==> flow/design.v <==
module rot_encoder
  #(parameter
    BAND_WIDTH = 32)
   (input logic                   sa,
    input logic                   sb,
    output logic [BAND_WIDTH-1:0] count,
    input logic                   clk,
    input logic                   rstn);
   logic [BAND_WIDTH-1:0]         count_r;
   logic [3:0]                    patern;
   logic [1:0]                    sa_q, sb_q;
   always_comb begin
      count  = count_r;
      patern = {sa_q[1], sb_q[1], sa_q[0], sb_q[0]};
   end
   always_ff @(posedge clk) begin
      if(!rstn) begin
         count_r <= 0;
         sa_q    <= 0;
         sb_q    <= 0;
      end
      else begin
         sa_q[1] <= sa_q[0];
         sb_q[1] <= sb_q[0];
         sa_q[0] <= sa;
         sb_q[0] <= sb;
         case(patern)
           4'b0010: count_r <= count_r + 1;
           4'b1011: count_r <= count_r + 1;
           4'b1101: count_r <= count_r + 1;
           4'b0100: count_r <= count_r + 1;
           4'b0001: count_r <= count_r - 1;
           4'b0111: count_r <= count_r - 1;
           4'b1110: count_r <= count_r - 1;
           4'b1000: count_r <= count_r - 1;
           default: count_r <= count_r;
         endcase
      end
   end
endmodule
module pwm_generator
  #(parameter
    BAND_WIDTH       = 32,
    PWM_PERIOD_CYCLE = 1000)
   (input logic [BAND_WIDTH-1:0] width,
    output logic                 pwm,
    input logic                  clk,
    input logic                  rstn);
   logic [BAND_WIDTH-1:0]        count_r;
   always_comb begin
      pwm = (count_r < width) ? 1 : 0;
   end
   always_ff @(posedge clk) begin
      if(!rstn) begin
         count_r <= 0;
      end
      else if(count_r < PWM_PERIOD_CYCLE) begin
         count_r <= count_r + 1;
      end
      else begin
         count_r <= 0;
      end
   end
endmodule
module p_controller
  #(parameter
    BAND_WIDTH         = 32,
    CLK_FREQ           = 100_000_000,
    ONE_ROTATION_PULSE = 630,  
    SAMPLING_RATE      = 100,  
    localparam
    PI_FIXED           = 804,  
    RESOLUTION         = 2 * PI_FIXED * SAMPLING_RATE / ONE_ROTATION_PULSE,
    UPDATE_INTERVAL    = CLK_FREQ / SAMPLING_RATE)
   (input  logic [31:0]           target_rot_v,
    input  logic [31:0]           p_gain,
    input  logic [31:0]           rot_cnt,
    output logic [BAND_WIDTH-1:0] pulse_width,
    input  logic                  clk,
    input  logic                  rstn);
   typedef enum logic [1:0] {STT_GET_ERROR,
                             STT_CALC_TERM,
                             STT_CALC_PULSE,
                             STT_WAIT} p_statetype;
   p_statetype  p_state;
   logic [31:0] cnt_r;
   logic        update_flag;
   logic [31:0] rot_cnt_r;
   logic signed [BAND_WIDTH*2-1:0] pulse_width_r, pulse_width_w;
   logic signed [BAND_WIDTH*2-1:0] rotate_samp_cnt_r;
   logic signed [BAND_WIDTH*2-1:0] error_w;
   logic signed [BAND_WIDTH*2-1:0] error_r, p_error_r;
   logic signed [BAND_WIDTH*2-1:0] p_term_r;
   logic signed [BAND_WIDTH*2-1:0] p_term_w;
   logic [31:0] p_gain_r;
   always_comb begin
      update_flag   = (cnt_r == UPDATE_INTERVAL) ? 1 : 0;
      error_w       = $signed(target_rot_v) - (rotate_samp_cnt_r * $signed(RESOLUTION));
      p_term_w      = ($signed(p_gain_r) * error_r);
      pulse_width_w = pulse_width_r + p_term_r;
      pulse_width   = pulse_width_r;
   end
   always_ff @(posedge clk) begin
      if(!rstn) begin
         p_state           <= STT_WAIT;
         cnt_r             <= 0;
         pulse_width_r     <= 0;
         rotate_samp_cnt_r <= 0;
         rot_cnt_r         <= 0;
         error_r           <= 0;
         p_error_r         <= 0;
         p_term_r          <= 0;
      end
      else begin
         p_gain_r <= p_gain;
         if(update_flag) begin
            cnt_r <= 0;
         end
         else begin
            cnt_r <= cnt_r + 1;
         end
         case(p_state)
           STT_GET_ERROR: begin
              p_error_r <= error_r;
              error_r   <= error_w;
              p_state <= STT_CALC_TERM;
           end
           STT_CALC_TERM: begin
              p_term_r <= p_term_w >>> 16;
              p_state  <= STT_CALC_PULSE;
           end
           STT_CALC_PULSE: begin
              pulse_width_r <= (target_rot_v != 0) ? pulse_width_w : 0;
              p_state       <= STT_WAIT;
           end
           STT_WAIT: begin
              if(update_flag) begin
                 rotate_samp_cnt_r <= $signed(rot_cnt) - $signed(rot_cnt_r);
                 rot_cnt_r         <= rot_cnt;
                 p_state           <= STT_GET_ERROR;
              end
           end
         endcase
      end
   end
endmodule
module motor_ctrl
  #(parameter
    CLK_FREQ = 100_000,
    localparam
    BAND_WIDTH         = 32,
    ONE_ROTATION_PULSE = 630,  
    SAMPLING_RATE      = 100,  
    PWM_PERIOD         = 40,   
    PWM_PERIOD_CYCLE   = (CLK_FREQ / 100_000) * PWM_PERIOD)
   (output logic                  pwm,
    output logic                  dir,
    output logic [BAND_WIDTH-1:0] pulse_width,
    output logic [BAND_WIDTH-1:0] rot_cnt,
    input  logic [31:0]           target_rot_v,
    input  logic [31:0]           p_gain,
    input  logic                  sa,
    input  logic                  sb,
    input  logic                  clk,
    input  logic                  rstn);
   logic [BAND_WIDTH-1:0] pwm_pulse_width;
   pwm_generator #(.BAND_WIDTH(BAND_WIDTH),
                   .PWM_PERIOD_CYCLE(PWM_PERIOD_CYCLE))
   pwm_gen_inst(.width(pwm_pulse_width),
                .pwm(pwm),
                .clk(clk),
                .rstn(rstn));
   rot_encoder #(.BAND_WIDTH(BAND_WIDTH))
   rot_encoder_inst(.sa(sa),
                    .sb(sb),
                    .count(rot_cnt),
                    .clk(clk),
                    .rstn(rstn));
   p_controller #(.BAND_WIDTH(BAND_WIDTH),
                  .CLK_FREQ(CLK_FREQ),
                  .ONE_ROTATION_PULSE(ONE_ROTATION_PULSE),
                  .SAMPLING_RATE(SAMPLING_RATE))
   p_ctrl_inst(.target_rot_v(target_rot_v),
               .p_gain(p_gain),
               .rot_cnt(rot_cnt),
               .pulse_width(pulse_width),
               .clk(clk),
               .rstn(rstn));
   always_comb begin
      dir             = pulse_width[31:31] ? 1'b1 : 1'b0;
      pwm_pulse_width = pulse_width[31:31] ? ~pulse_width : pulse_width;
   end
endmodule
Step by step through the tools: motor_ctrl --
The steps from the RTL of motor_ctrl to its reports follow in flow order. Lines are those of the file above, counted from 1. The mark - stands for no value.
Design: top module motor_ctrl, clock clk, standard-cell library sky130hd, timing corner tt_025C_1v80

Word level --
Counts by Yosys on the flattened word-level netlist (proc, flatten, opt, wreduce; memories kept). Register bits leave out memories and registers merged into their read ports (data or address). Print and check cells are left out. Cells with the same type and inputs are merged into one.
Word-level totals: output and inout bits 66, input bits 68, register bits 406, elaborated cells 56
Cells by class: add/subtract/negate cells 7, eq/ne operators 13, order comparisons 2, bitwise gates (word level) 2, $mul 2, reduce/logical cells 10, mux-type cells 8
Operators with widths (number):
- multiplier 32 x 64 -> 64 bit | 1
- multiplier 64 x 9 -> 64 bit (second input constant) | 1
- adder 32 x 1 -> 32 bit (second input constant) | 3
- subtractor 32 x 64 -> 64 bit | 1
- adder 64 x 48 -> 64 bit | 1
- parallel mux 32 bit (select 2 bit) | 1
- 2-to-1 mux 64 bit | 1
- subtractor 32 x 32 -> 33 bit | 1
- subtractor 32 x 1 -> 32 bit (second input constant) | 1
- equality test 32 x 10 -> 1 bit (second input constant) | 1
- < comparator 32 bit | 1
- < comparator 32 x 6 -> 1 bit (second input constant) | 1
- NOT 32 bit | 1
- nonzero test 32 bit | 1
- 2-to-1 mux 32 bit | 1
- equality test 4 bit (second input constant) | 4
- equality test 4 x 3 -> 1 bit (second input constant) | 2
- OR reduction 4 bit | 2
- parallel mux 2 bit (select 4 bit) | 1
- AND reduction 2 bit | 3
- equality test 2 bit (second input constant) | 2
- equality test 4 x 1 -> 1 bit (second input constant) | 1
- equality test 4 x 2 -> 1 bit (second input constant) | 1
- nonzero test 4 bit | 1
- 2-to-1 mux 1 bit | 3
- equality test 2 x 1 -> 1 bit (second input constant) | 1
- != test 2 x 1 -> 1 bit (second input constant) | 1
- zero test 2 bit | 1
Not listed: further kinds 4, cells in them 4.

Depth --
Longest topological path by Yosys (ltp), each cell counted once; first at word level (registers and memories cut), then after technology mapping (sequential cells cut; the memories' decode and read muxes count).
Depth: depth in word-level cells 4, ABC_AREA 0, depth in mapped cells 29, mapped depth without buffers 27

Netlist --
Yosys stat after the flow's synthesis: flattened, memories mapped to cells. It holds for the ABC_AREA given above (unset counts as 0); a run with the other value may have another netlist. The area totals of this step are shown rounded.
Cell types:
- sky130_fd_sc_hd__fa_1 | number 1095, total area 2.19E+04 sq um
- sky130_fd_sc_hd__dfxtp_1 | number 281, total area 5.63E+03 sq um
- sky130_fd_sc_hd__ha_1 | number 408, total area 5.1E+03 sq um
- sky130_fd_sc_hd__inv_1 | number 1144, total area 4.29E+03 sq um
- sky130_fd_sc_hd__nand2_1 | number 815, total area 3.06E+03 sq um
- sky130_fd_sc_hd__and2_1 | number 449, total area 2.81E+03 sq um
- sky130_fd_sc_hd__xnor2_1 | number 175, total area 1532.72 sq um
- sky130_fd_sc_hd__a21oi_1 | number 227, total area 1136.09 sq um
- sky130_fd_sc_hd__clkbuf_1 | number 259, total area 972.182 sq um
- sky130_fd_sc_hd__edfxtp_1 | number 32, total area 960.922 sq um
- sky130_fd_sc_hd__xor2_1 | number 88, total area 770.739 sq um
- sky130_fd_sc_hd__nor2_1 | number 201, total area 754.474 sq um
- sky130_fd_sc_hd__a21o_1 | number 73, total area 548.026 sq um
- sky130_fd_sc_hd__mux2i_1 | number 51, total area 510.49 sq um
- sky130_fd_sc_hd__o21ai_0 | number 102, total area 510.49 sq um
- sky130_fd_sc_hd__nand3_1 | number 68, total area 340.326 sq um
- sky130_fd_sc_hd__a22o_1 | number 30, total area 262.752 sq um
- sky130_fd_sc_hd__a211oi_1 | number 33, total area 247.738 sq um
Not listed: further types 67, cells in them 438.
Mapped netlist: buffer cells 280, mapped flip-flops 313, chip area (Yosys) 54500 sq um, area of sequential cells 6590 sq um, cells in the netlist 5969
By module: a second synthesis without flattening, with its own total; a netlist apart from the flattened one above.
Unflattened totals: cells (unflattened synthesis) 6092, area (unflattened synthesis) 55200 sq um
Rows give one instance, submodules left out.
Modules:
- p_controller | area 50400 sq um, sequential area 5230 sq um, instances 1, cells 5522
- rot_encoder (BAND_WIDTH=32) | area 2910 sq um, sequential area 721 sq um, instances 1, cells 365
- pwm_generator | area 1590 sq um, sequential area 641 sq um, instances 1, cells 168
- motor_ctrl | area 354 sq um, sequential area 0.0 sq um, instances 1, cells 37

Path before layout --
Path of least setup slack by OpenSTA after synthesis, without wires, with an ideal clock, recovery checks aside; 20% of the period is set as input and as output delay. Where synthesis merged equal registers, the netlist keeps one of their names.
Timing path post-synthesis: path kind register to register, from register p_ctrl_inst.p_gain_r[8], to register p_ctrl_inst.p_term_r[30], time at the first pin 0.000 ns, required time 9.873 ns, path delay 7.242 ns, clock period 10.0 ns, path slack 2.758 ns, library setup time 0.127 ns, stages 25, path buffers 2, arrival 7.115 ns, synthesis period reached 7.242 ns
"path delay" = arrival - input delay + setup time. "stages": output pins that drive a net of the path, with the launching flip-flop's if there is one; two outputs of one cell count as two. "synthesis period reached" is the clock period less the worst setup slack; recovery checks do not enter. This is arithmetic on one report: input and output delays are still those of the set period (20% each). Between the ends stands the longest chain of elaborated cells between them, by number of cells; it is not shown to be the way that was timed. Of several equally long chains one is given. A line is the first line of the expression or statement that the cell stems from. Yosys adds cells for indexed reads and writes and turns some case tables into memories.
On the way, post-synthesis: path through sky130_fd_sc_hd__edfxtp_1 sky130_fd_sc_hd__clkbuf_1 sky130_fd_sc_hd__clkbuf_1 sky130_fd_sc_hd__nand2_1 sky130_fd_sc_hd__fa_1 sky130_fd_sc_hd__fa_1 sky130_fd_sc_hd__fa_1 sky130_fd_sc_hd__fa_1 sky130_fd_sc_hd__inv_1 sky130_fd_sc_hd__fa_1 sky130_fd_sc_hd__fa_1 sky130_fd_sc_hd__fa_1 sky130_fd_sc_hd__fa_1 sky130_fd_sc_hd__ha_1 sky130_fd_sc_hd__a21o_1 sky130_fd_sc_hd__a21o_1 sky130_fd_sc_hd__a21oi_1 sky130_fd_sc_hd__o21ai_0 sky130_fd_sc_hd__a2111oi_0 sky130_fd_sc_hd__and3b_1 sky130_fd_sc_hd__o31a_2 sky130_fd_sc_hd__o21ai_2 sky130_fd_sc_hd__a221o_1 sky130_fd_sc_hd__nand4b_1 sky130_fd_sc_hd__o211ai_1, length of the longest elaborated chain 1, elaborated cells on any way between the ends 1, source lines of those cells 1, classes of those cells mul (1)
Ends and longest elaborated chain, post-synthesis:
- start: declaration | RTL line 95 | logic [31:0] p_gain_r;
- start: assignment | RTL line 115 | p_gain_r <= p_gain;
- multiplier 32 x 64 -> 64 bit | RTL line 99 | p_term_w      = ($signed(p_gain_r) * error_r);
- end: assignment | RTL line 112 | p_term_r          <= 0;
- end: assignment | RTL line 129 | p_term_r <= p_term_w >>> 16;
- end: declaration | RTL line 93 | logic signed [BAND_WIDTH*2-1:0] p_term_r;

Timing after layout --
From the final timing report of record 1: the path of least setup slack in the routed layout; clock arrival at registers is part of the times.
Timing path post-layout: path kind register to register, from register p_ctrl_inst.p_gain_r[9], to register p_ctrl_inst.p_term_r[24], library setup time 0.11 ns, path slack 1.39 ns, path buffers 2, stages 27, clock period 8.84 ns, arrival 7.96 ns, required time 9.35 ns, time at the first pin 0.60 ns
Between the ends stands the longest chain of elaborated cells between them, by number of cells; it is not shown to be the way that was timed. Of several equally long chains one is given.
On the way, post-layout: path through sky130_fd_sc_hd__edfxtp_1 sky130_fd_sc_hd__buf_6 sky130_fd_sc_hd__buf_12 sky130_fd_sc_hd__and2_1 sky130_fd_sc_hd__fa_1 sky130_fd_sc_hd__fa_1 sky130_fd_sc_hd__inv_1 sky130_fd_sc_hd__fa_1 sky130_fd_sc_hd__fa_1 sky130_fd_sc_hd__inv_1 sky130_fd_sc_hd__fa_1 sky130_fd_sc_hd__fa_1 sky130_fd_sc_hd__fa_1 sky130_fd_sc_hd__inv_1 sky130_fd_sc_hd__fa_1 sky130_fd_sc_hd__inv_2 sky130_fd_sc_hd__ha_4 sky130_fd_sc_hd__and2_4 sky130_fd_sc_hd__and3_4 sky130_fd_sc_hd__nand3_4 sky130_fd_sc_hd__a2111oi_4 sky130_fd_sc_hd__and3b_2 sky130_fd_sc_hd__o31ai_4 sky130_fd_sc_hd__a21oi_2 sky130_fd_sc_hd__nor2_2 sky130_fd_sc_hd__nor2_1 sky130_fd_sc_hd__a22o_1, length of the longest elaborated chain 1, elaborated cells on any way between the ends 1, source lines of those cells 1, classes of those cells mul (1)
Ends and longest elaborated chain, post-layout:
- start: declaration | RTL line 95 | logic [31:0] p_gain_r;
- start: assignment | RTL line 115 | p_gain_r <= p_gain;
- multiplier 32 x 64 -> 64 bit | RTL line 99 | p_term_w      = ($signed(p_gain_r) * error_r);
- end: assignment | RTL line 112 | p_term_r          <= 0;
- end: assignment | RTL line 129 | p_term_r <= p_term_w >>> 16;
- end: declaration | RTL line 93 | logic signed [BAND_WIDTH*2-1:0] p_term_r;

Subject: flow runs of motor_ctrl

Hi,

Measured results for motor_ctrl: 5 stored runs of the Yosys and OpenROAD flow on sky130hd. The settings differ; the order carries no meaning. The constraints put input and output delay at 20% of the set period each and load the outputs with 0.01 pF.
"achieved clock period": clock period set for the run, less the worst setup slack. It is reckoned from that one timing run; input and output delays stay at 20% of the period that was set.
"worst setup path time" means the part of the period allowed to the worst setup path (the constraints hold back 20% at inputs and 20% at outputs) less its slack; where the path has registers, the arrival times of their clocks count too.
"power": no workload was simulated; the value follows from the tool's default switching activity.
The results are shown rounded.
[record 1] settings: CORE_UTILIZATION=45, PLACE_DENSITY=0.6, SETUP_SLACK_MARGIN=1.71, period_ns=8.84, CAP_MARGIN=20, CORE_MARGIN=2, SLEW_MARGIN=20
[record 1] result: chip area after synthesis (Yosys) 54500 sq um, die area 124000 sq um, standard-cell area of the final layout 61200 sq um, utilization 51.0%, worst setup slack after layout 1.39 ns, total negative slack 0.000 ns, worst hold slack 0.451 ns, power 4.32 mW, achieved clock period 7.447 ns, worst setup path time 7.45 ns, worst setup path kind register to register
[record 2] settings: CELL_PAD_IN_SITES_GLOBAL_PLACEMENT=1, CORE_UTILIZATION=62, GPL_ROUTABILITY_DRIVEN=0, HOLD_SLACK_MARGIN=0.16, MIN_ROUTING_LAYER=met2, SLEW_MARGIN=40, period_ns=12.1, CAP_MARGIN=20, CORE_MARGIN=2
[record 2] result: chip area after synthesis (Yosys) 54500 sq um, die area 90200 sq um, standard-cell area of the final layout 58300 sq um, utilization 67.1%, worst setup slack after layout 3.17 ns, total negative slack 0.000 ns, worst hold slack 0.453 ns, power 3.24 mW, achieved clock period 8.929 ns, worst setup path time 8.93 ns, worst setup path kind register to register
[record 3] settings: CELL_PAD_IN_SITES_DETAIL_PLACEMENT=0, CORE_ASPECT_RATIO=0.55, CORE_UTILIZATION=64, MIN_ROUTING_LAYER=met1, PLACE_DENSITY_LB_ADDON=0.14, SETUP_SLACK_MARGIN=0.81, period_ns=12.6, CAP_MARGIN=20, CORE_MARGIN=2, SLEW_MARGIN=20
[record 3] result: chip area after synthesis (Yosys) 54500 sq um, die area 87500 sq um, standard-cell area of the final layout 58000 sq um, utilization 68.7%, worst setup slack after layout 3.87 ns, total negative slack 0.000 ns, worst hold slack 0.453 ns, power 2.85 mW, achieved clock period 8.731 ns, worst setup path time 8.73 ns, worst setup path kind register to register
[record 4] settings: CORE_UTILIZATION=28, MIN_ROUTING_LAYER=met2, SLEW_MARGIN=40, period_ns=10.0, CAP_MARGIN=20, CORE_MARGIN=2
[record 4] result: chip area after synthesis (Yosys) 54500 sq um, die area 198000 sq um, standard-cell area of the final layout 60100 sq um, utilization 31.2%, worst setup slack after layout 1.36 ns, total negative slack 0.000 ns, worst hold slack 0.452 ns, power 3.81 mW, achieved clock period 8.640 ns, worst setup path time 8.64 ns, worst setup path kind register to register
[record 5] settings: ABC_AREA=1, CORE_MARGIN=2, CORE_UTILIZATION=56, CTS_CLUSTER_DIAMETER=28, GPL_TIMING_DRIVEN=1, MAX_ROUTING_LAYER=met5, SETUP_SLACK_MARGIN=-0.3, period_ns=10.8, CAP_MARGIN=20, SLEW_MARGIN=20
[record 5] result: chip area after synthesis (Yosys) 58400 sq um, die area 107000 sq um, standard-cell area of the final layout 65000 sq um, utilization 62.8%, worst setup slack after layout 2.51 ns, total negative slack 0.000 ns, worst hold slack 0.455 ns, power 5.70 mW, achieved clock period 8.290 ns, worst setup path time 8.29 ns, worst setup path kind register to register

Regards
